==> flow/design.v <==
module tpumac
    #(parameter BITS_AB=8,
    parameter BITS_C=16)
    (
    input clk, rst_n, WrEn, en,
    input signed [BITS_AB-1:0] Ain,
    input signed [BITS_AB-1:0] Bin,
    input signed [BITS_C-1:0] Cin,
    output reg signed [BITS_AB-1:0] Aout,
    output reg signed [BITS_AB-1:0] Bout,
    output reg signed [BITS_C-1:0] Cout
    );
    logic signed [BITS_C-1:0] AxB, CPAB;
    always_ff @(posedge clk, negedge rst_n) begin
        if (!rst_n) begin
            Aout <= 0;
            Bout <= 0;
        end else if (en) begin
            Aout <= Ain;
            Bout <= Bin;
        end
    end
    always_ff @(posedge clk, negedge rst_n) begin
        if (!rst_n) begin
            Cout <= 0;
        end else if (WrEn) begin
            Cout <= Cin;
        end else if (en) begin
            Cout <= CPAB;
        end 
    end
    always_comb begin
        AxB = Ain * Bin;
        CPAB = AxB + Cout;
    end
endmodule
module systolic_array
#(
parameter BITS = 8,
parameter DIM = 32
)
(
input clk,rst_n,en,
input [DIM-1:0][BITS-1:0] A,
input [DIM-1:0][BITS-1:0] B,
output [DIM-1:0][DIM-1:0][BITS*2-1:0] Cout
);
logic [DIM-1:0][DIM-1:0][BITS-1:0] MACAin, MACBin, MACAout, MACBout;
logic [DIM-1:0][DIM-1:0][BITS*2-1:0] MACCout;
assign Cout = MACCout;
genvar gi, gj;
generate
    for (gi = 0 ; gi < DIM ; gi++) begin : row
        for (gj = 0 ; gj < DIM ; gj++) begin : col
            tpumac #(.BITS_AB(BITS), .BITS_C(BITS*2)) iDUT (
                .clk(clk), .rst_n(rst_n), .WrEn(1'b0), .en(en),
                .Ain(MACAin[gi][gj]), .Bin(MACBin[gi][gj]), .Cin({(BITS*2){1'b0}}),
                .Aout(MACAout[gi][gj]), .Bout(MACBout[gi][gj]), .Cout(MACCout[gi][gj])
            );
        end
    end
endgenerate
always_comb begin : ABCManager
    for (int i = 0 ; i < DIM ; i++) begin
        MACAin[i][0] = A[i];
        MACBin[0][i] = B[i];
    end
    for (int i = 0 ; i < DIM ; i++) begin
        for (int j = 1 ; j < DIM ; j++) begin
            MACAin[i][j] = MACAout[i][j-1];
        end
    end
    for (int i = 1 ; i < DIM ; i++) begin
        for (int j = 0 ; j < DIM ; j++) begin
            MACBin[i][j] = MACBout[i-1][j]; 
        end
    end
end
endmodule
module layoutA
#(
    parameter BITS = 8,  
    parameter DIM = 32  
)
(
    input [DIM-1:0][DIM-1:0][BITS-1:0] INA,
    input [$clog2(DIM):0] m, n, 
    output logic [DIM-1:0][DIM*2-2:0][BITS-1:0] OUTA
);
always_comb begin : ConnectionsA
    for (int row = 0 ; row < DIM ; row++) begin
        for (int col = 0 ; col < DIM*2-1 ; col++) begin
            if (col >= DIM*2-1-n-row && col <= DIM*2-2-row && row < m) begin
                OUTA[row][col] = INA[row][DIM*2-2-col-row];
            end else begin
                OUTA[row][col] = 0;
            end
        end
    end
end
endmodule
module layoutB
#(
    parameter BITS = 8,  
    parameter DIM = 32  
)
(
    input [DIM-1:0][DIM-1:0][BITS-1:0] INB,
    input [$clog2(DIM):0] n, p, 
    output logic [DIM*2-2:0][DIM-1:0][BITS-1:0] OUTB
);
always_comb begin : ConnectionsB
    for (int row = 0 ; row < DIM ; row++) begin
        for (int col = 0 ; col < DIM*2-1 ; col++) begin
            if (col >= DIM*2-1-n-row && col <= DIM*2-2-row && row < p) begin
                OUTB[col][row] = INB[DIM*2-2-col-row][row];
            end else begin
                OUTB[col][row] = 0;
            end
        end
    end
end
endmodule
module MATMUL 
#(
    parameter BITS = 8,  
    parameter DIM = 32  
)
(
    input clk, rst_n, en,
    input [$clog2(DIM):0] m, n, p,
    input [DIM-1:0][DIM-1:0][BITS-1:0] matrixDataA,
    input [DIM-1:0][DIM-1:0][BITS-1:0] matrixDataB,
    output logic [DIM-1:0][DIM-1:0][BITS-1:0] dataOut,
    output logic done
);
logic [$clog2(DIM*4):0] count;
logic [DIM-1:0][BITS-1:0] Ain, Bin;
logic [DIM-1:0][DIM-1:0][BITS*2-1:0] Cout;
logic [DIM-1:0][DIM*2-2:0][BITS-1:0] OUTA;
logic [DIM*2-2:0][DIM-1:0][BITS-1:0] OUTB;
layoutA #(.BITS(BITS), .DIM(DIM))
LayoutADUT (.INA(matrixDataA),.m(m),.n(n),.OUTA(OUTA));
layoutB #(.BITS(BITS), .DIM(DIM))
LayoutBDUT (.INB(matrixDataB),.n(n),.p(p),.OUTB(OUTB));
systolic_array #(.BITS(BITS), .DIM(DIM))
SysArrayDUT (.clk(clk), .rst_n(rst_n), .en(en), .A(Ain), .B(Bin), .Cout(Cout));
always @(posedge clk, negedge rst_n) begin
    if (!rst_n) begin
        count <= 0;
    end else if (done) begin
        count <= 0;
    end else if (en == 1) begin
        count <= count + 1;
    end
end
always_comb begin : DataFeeder
    for (int i = 0 ; i < DIM ; i++) begin
        if (count <= DIM*2-2) begin
            Ain[i] = OUTA[i][DIM*2-2-count];
            Bin[i] = OUTB[DIM*2-2-count][i];
        end else begin
            Ain[i] = 0;
            Bin[i] = 0;
        end
    end
    for (int i = 0 ; i < DIM ; i++) begin
        for (int j = 0 ; j < DIM ; j++) begin
            dataOut[i][j] = Cout[i][j] >> BITS;  
        end
    end
end
always_comb begin : howdone
    done = count == m+n+p-2 ? 1 : 0;
end
endmodule
module matmul_top
#(
    parameter BITS = 8,
    parameter DIM = 4
)
(
    input clk, rst_n, en,
    input [$clog2(DIM):0] m, n, p,
    input [DIM*DIM*BITS-1:0] mat_a,
    input [DIM*DIM*BITS-1:0] mat_b,
    output [DIM*DIM*BITS-1:0] mat_c,
    output done
);
MATMUL #(.BITS(BITS), .DIM(DIM)) u_matmul (
    .clk(clk), .rst_n(rst_n), .en(en),
    .m(m), .n(n), .p(p),
    .matrixDataA(mat_a), .matrixDataB(mat_b),
    .dataOut(mat_c), .done(done)
);
endmodule
---- Reports on matmul_top ----
Tool output for the design above, in the order of the flow.
Line numbers count from 1 in the design file above.
Operators: Yosys type, input widths -> output width; for muxes data width and select width s.
Library cell names are shortened.
The mark -- stands for no value.
design
  design top .............................. matmul_top
  clock port .............................. clk
  library ................................. sky130hd
  timing corner ........................... tt_025C_1v80

---- Word level ----
Yosys after proc, flatten, opt, wreduce and memory -nomap, before mapping. Memory bits, and registers merged into a memory's read port (data or address), are not among the register bits. Print and check cells are not counted. Equal cells are merged and count once.
cells by class
  eq/ne operators ......................... 1
  reduce/logical cells .................... 45
  shift-type cells ........................ 8
  multiplexer cells ....................... 55
  multiply operators ...................... 16
  add/sub/neg operators ................... 31
  $lt $le $gt $ge ......................... 31
operators with widths
  kind                   number
  $mul 8x8->16           16
  $shiftx 224x32->8      6
  $mux 8                 52
  $ge 1x32->1 const A    8
  $add 16x16->16         16
  $ge 2x32->1 const A    8
  $shiftx 224x11->8      1
  $shiftx 224x9->8       1
  $ge 3x32->1 const A    6
  $sub 32x2->32 const B  2
  $add 32x5->32 const B  2
  $logic_and 1x1->1      44
  $sub 32x1->32 const B  1
  $eq 5x32->1            1
  $add 7x32->32 const A  1
  $add 8x32->32 const A  1
  $lt 1x3->1 const A     4
  $add 11x5->12 const B  1
  $lt 2x3->1 const A     4
  $add 7x9->10 const A   1
  $mux 5                 2
  $sub 3x5->6 const A    1
  $sub 5x2->6 const B    1
  $add 4x3->5            1
  $add 5x1->5 const B    1
  $le 5x3->1 const B     1
  $add 3x3->4            1
  $sub 3x3->4 const A    1
Not listed: further kinds 2, cells in them 2.
bit counts
  register bits after elaboration ......... 453
  input bits .............................. 268
  word-level cells ........................ 228
  output and inout bits ................... 129

---- Logic depth ----
Longest topological path by Yosys (ltp), each cell counted once; first at word level (registers and memories cut), then after technology mapping (sequential cells cut; the memories' decode and read muxes count).
logic depth
  word-level depth ........................ 9
  ABC_AREA ................................ 0
  gate-level depth with buffers ........... 38
  gate-level depth less buffers ........... 29

---- Synthesis result ----
The flow's flattened synthesis, as Yosys stat reports it; memories are mapped. The netlist is that of the ABC_AREA named above (0 if unset); the other value can give another one.
The area totals of this step are shown rounded.
cells by type
  cell      number  area in all (µm²)
  fa_1      1141    2.28E+04
  dfrtp_1   453     1.13E+04
  ha_1      615     7694.88
  inv_1     1373    5.15E+03
  mux2_2    238     2680.07
  nand2_1   687     2.58E+03
  and2_1    398     2.49E+03
  xnor2_1   265     2.32E+03
  a21oi_1   253     1.27E+03
  o21ai_0   254     1.27E+03
  clkbuf_1  263     987.197
  buf_4     131     983.443
  nand3_1   171     855.821
  nor2_1    203     761.981
  nand2b_1  112     700.672
  and3_1    85      531.76
  nor2b_1   76      475.456
  nor3_1    91      455.437
Other cell types: 89; their cells: 1087.
mapped netlist
  buffer cells ............................ 503
  flip-flop cells ......................... 453
  cell area after synthesis ............... 74000 µm²
  sequential part of the area ............. 11000 µm²
  mapped cells ............................ 7896
By module: a second synthesis without flattening, with its own total; a netlist apart from the flattened one above.
unflattened totals
  cell total of the unflattened synthesis .. 8013
  area (unflattened synthesis) ............ 80000 µm²
Each row is one instance without its submodules.
by module
  module          area (µm²)  seq. area (µm²)  times used  cells
  tpumac          4200        800              16          404
  MATMUL          9300        130              1           977
  layoutB         2000        0.0              1           281
  layoutA         2000        0.0              1           290
  systolic_array  3.8         0.0              1           1
  matmul_top      0.0         0.0              1           0

---- Worst setup path after synthesis ----
OpenSTA on the mapped netlist: ideal clock, no wires. The path of least setup slack (recovery checks aside). Input and output delay are each 20% of the period. Register names are those of the netlist, which keeps one name where synthesis merged equal registers.
path after synthesis
  kind .................................... input -> register
  from .................................... input n[2]
  to ...................................... register u_matmul.SysArrayDUT.row[0].col[0].iDUT.Cout[12]
  driving pins on the path ................ 28
  data required time ...................... 10.905 ns
  setup slack ............................. 0.965 ns
  library setup time ...................... 0.095 ns
  period .................................. 11.0 ns
  delay of the path ....................... 7.835 ns
  buffers on the path ..................... 4
  data arrival time ....................... 9.940 ns
  external input delay .................... 2.200 ns
  launch time at the first pin ............ 2.200 ns
  synthesis period reached ................ 10.035 ns
"delay of the path" = arrival - input delay + setup time.
"driving pins on the path": output pins that drive a net of the path, with the launching flip-flop's if there is one; two outputs of one cell count as two.
"synthesis period reached" = period - worst setup slack (recovery checks aside). The figure is calculated, with input and output delays left at 20% of the set period.
A register here has more assigning lines than the two given.
on the way, after synthesis
  cell sequence ........................... buf_2 > buf_2 > buf_2 > buf_1 > inv_1 > ha_1 > nand3b_1 > or4b_2 > a21oi_1 > o21a_1 > a2111oi_4 > nor4_1 > inv_1 > fa_1 > fa_1 > inv_1 > fa_1 > fa_1 > inv_1 > fa_1 > inv_1 > ha_1 > o21ai_0 > a21boi_0 > o311a_1 > o21a_1 > o21a_1 > o31ai_1
ends and longest elaborated chain, after synthesis
  element      RTL line  text
  from (decl)  184       input [$clog2(DIM):0] m, n, p,
  to (assign)  25        Cout <= 0;
  to (assign)  27        Cout <= Cin;
  to (decl)    11        output reg signed [BITS_C-1:0] Cout
No chain of elaborated cells between the ends is given.

---- Path in the finished layout ----
From the final timing report of flow run A: the path of least setup slack in the routed layout; clock arrival at registers is part of the times.
path post-layout
  kind .................................... input -> register
  from .................................... input n[1]
  to ...................................... register u_matmul.SysArrayDUT.row[3].col[0].iDUT.Cout[15]
  launch time at the first pin ............ 2.02 ns
  data arrival time ....................... 10.06 ns
  driving pins on the path ................ 28
  buffers on the path ..................... 5
  library setup time ...................... 0.15 ns
  period .................................. 10.1 ns
  external input delay .................... 2.02 ns
  setup slack ............................. 0.56 ns
  data required time ...................... 10.62 ns
Between the ends stands the longest chain of elaborated cells between them, by number of cells; it is not shown to be the way that was timed. Of several equally long chains one is given.
A line is the first line of the expression or statement that the cell stems from. Yosys adds cells for indexed reads and writes and turns some case tables into memories.
A register here has more assigning lines than the two given.
on the way, post-layout
  cell sequence ........................... clkdlybuf4s50_1 > inv_1 > ha_1 > buf_4 > nand2b_1 > nor4_1 > buf_4 > a221oi_1 > o32ai_1 > buf_4 > a221o_1 > buf_4 > and3_1 > fa_1 > inv_1 > fa_1 > inv_1 > fa_1 > fa_1 > ha_1 > ha_1 > nor3_1 > o211ai_1 > a311oi_1 > o21bai_1 > a21oi_1 > xnor2_1 > a21oi_1
  length of the longest elaborated chain .. 9
  elaborated cells between the ends (all ways) .. 74
  those cells by class .................... add/sub: 5; mul: 1; compare: 22; shift: 1; mux: 23; reduce/logical: 22
ends and longest elaborated chain, post-layout
  element            RTL line  text
  from (decl)        184       input [$clog2(DIM):0] m, n, p,
  $sub 3x3->4        93        if (col >= DIM*2-1-n-row && col <= DIM*2-2-row && row < m) begin
  $sub 32x1->32      93
  $ge 1x32->1        93
  $logic_and 1x1->1  93
  $mux 8             93
  $shiftx 224x32->8  160       Ain[i] = OUTA[i][DIM*2-2-count];
  $mux 8             159       if (count <= DIM*2-2) begin
  $mul 8x8->16       33        AxB = Ain * Bin;
  $add 16x16->16     34        CPAB = AxB + Cout;
  to (assign)        27        Cout <= Cin;
  to (assign)        29        Cout <= CPAB;
  to (decl)          11        output reg signed [BITS_C-1:0] Cout

Hand-over note for matmul_top

Top module matmul_top; platform sky130hd; tools Yosys and OpenROAD; 2 stored runs in no particular order. Input and output delays are each 20% of the period that was set; the output load is 0.01 pF.
"clock period achieved" is the run's clock period less its worst setup slack. It is reckoned from that one timing run; input and output delays stay at 20% of the period that was set.
By "allowed time less slack (worst setup path)" is meant the share of the clock period that the worst setup path is allowed (20% is reserved at inputs, 20% at outputs), minus its slack. Clock arrival times at its registers enter into it.
"power": no workload was simulated; the value follows from the tool's default switching activity.
The results are shown rounded.

======== flow run A ========
==> flow/run.sh <==
#!/bin/bash
# the make line also repeats the synthesis and layout settings of config.mk as NAME=value (left out here)
make -C /OpenROAD-flow-scripts/flow DESIGN_CONFIG=/design/flow/config.mk WORK_HOME=/design/flow/orfs CLKGATE_MAP_FILE= finish
==> flow/config.mk <==
export PLATFORM = sky130hd
export DESIGN_NAME = matmul_top
export DESIGN_NICKNAME = matmul_top
export VERILOG_FILES = /design/flow/design.v
export SDC_FILE = /design/flow/constraint.sdc
export NUM_CORES = 4
export LEC_CHECK = 0
export CAP_MARGIN = 20
export CORE_MARGIN = 2
export CORE_UTILIZATION = 40
export PLACE_DENSITY = 0.6
export SLEW_MARGIN = 20
==> flow/constraint.sdc <==
create_clock -name core_clock -period 10.1 [get_ports {clk}]
set_input_delay 2.0200 -clock core_clock [delete_from_list [all_inputs] [get_ports {clk}]]
set_output_delay 2.0200 -clock core_clock [all_outputs]
set_load 0.01 [all_outputs]

-------- measured, flow run A --------
  cell area after synthesis ............... 74000 µm²
  total die area .......................... 190000 µm²
  standard-cell area after layout ......... 84000 µm²
  post-route utilization .................. 46%
  worst slack on setup checks ............. 0.56 ns
  sum of negative setup slack ............. 0.000 ns
  worst hold slack in the final report .... 0.47 ns
  power ................................... 0.029 W
  clock period achieved ................... 9.537 ns
  allowed time less slack (worst setup path) .. 7.52 ns
  worst setup path kind ................... input -> register

======== flow run B ========
==> flow/run.sh <==
#!/bin/bash
# the make line also repeats the synthesis and layout settings of config.mk as NAME=value (left out here)
make -C /OpenROAD-flow-scripts/flow DESIGN_CONFIG=/design/flow/config.mk WORK_HOME=/design/flow/orfs CLKGATE_MAP_FILE= finish
==> flow/config.mk <==
export PLATFORM = sky130hd
export DESIGN_NAME = matmul_top
export DESIGN_NICKNAME = matmul_top
export VERILOG_FILES = /design/flow/design.v
export SDC_FILE = /design/flow/constraint.sdc
export NUM_CORES = 4
export LEC_CHECK = 0
export CAP_MARGIN = 20
export CORE_MARGIN = 2
export CORE_UTILIZATION = 40
export PLACE_DENSITY = 0.6
export SLEW_MARGIN = 20
==> flow/constraint.sdc <==
create_clock -name core_clock -period 7.76 [get_ports {clk}]
set_input_delay 1.5520 -clock core_clock [delete_from_list [all_inputs] [get_ports {clk}]]
set_output_delay 1.5520 -clock core_clock [all_outputs]
set_load 0.01 [all_outputs]

-------- measured, flow run B --------
  cell area after synthesis ............... 74000 µm²
  total die area .......................... 190000 µm²
  standard-cell area after layout ......... 92000 µm²
  post-route utilization .................. 50%
  worst slack on setup checks ............. -0.041 ns
  sum of negative setup slack ............. -0.052 ns
  worst hold slack in the final report .... 0.51 ns
  power ................................... 0.042 W
  clock period achieved ................... 7.801 ns
  allowed time less slack (worst setup path) .. 6.25 ns
  worst setup path kind ................... input -> register

End of note.
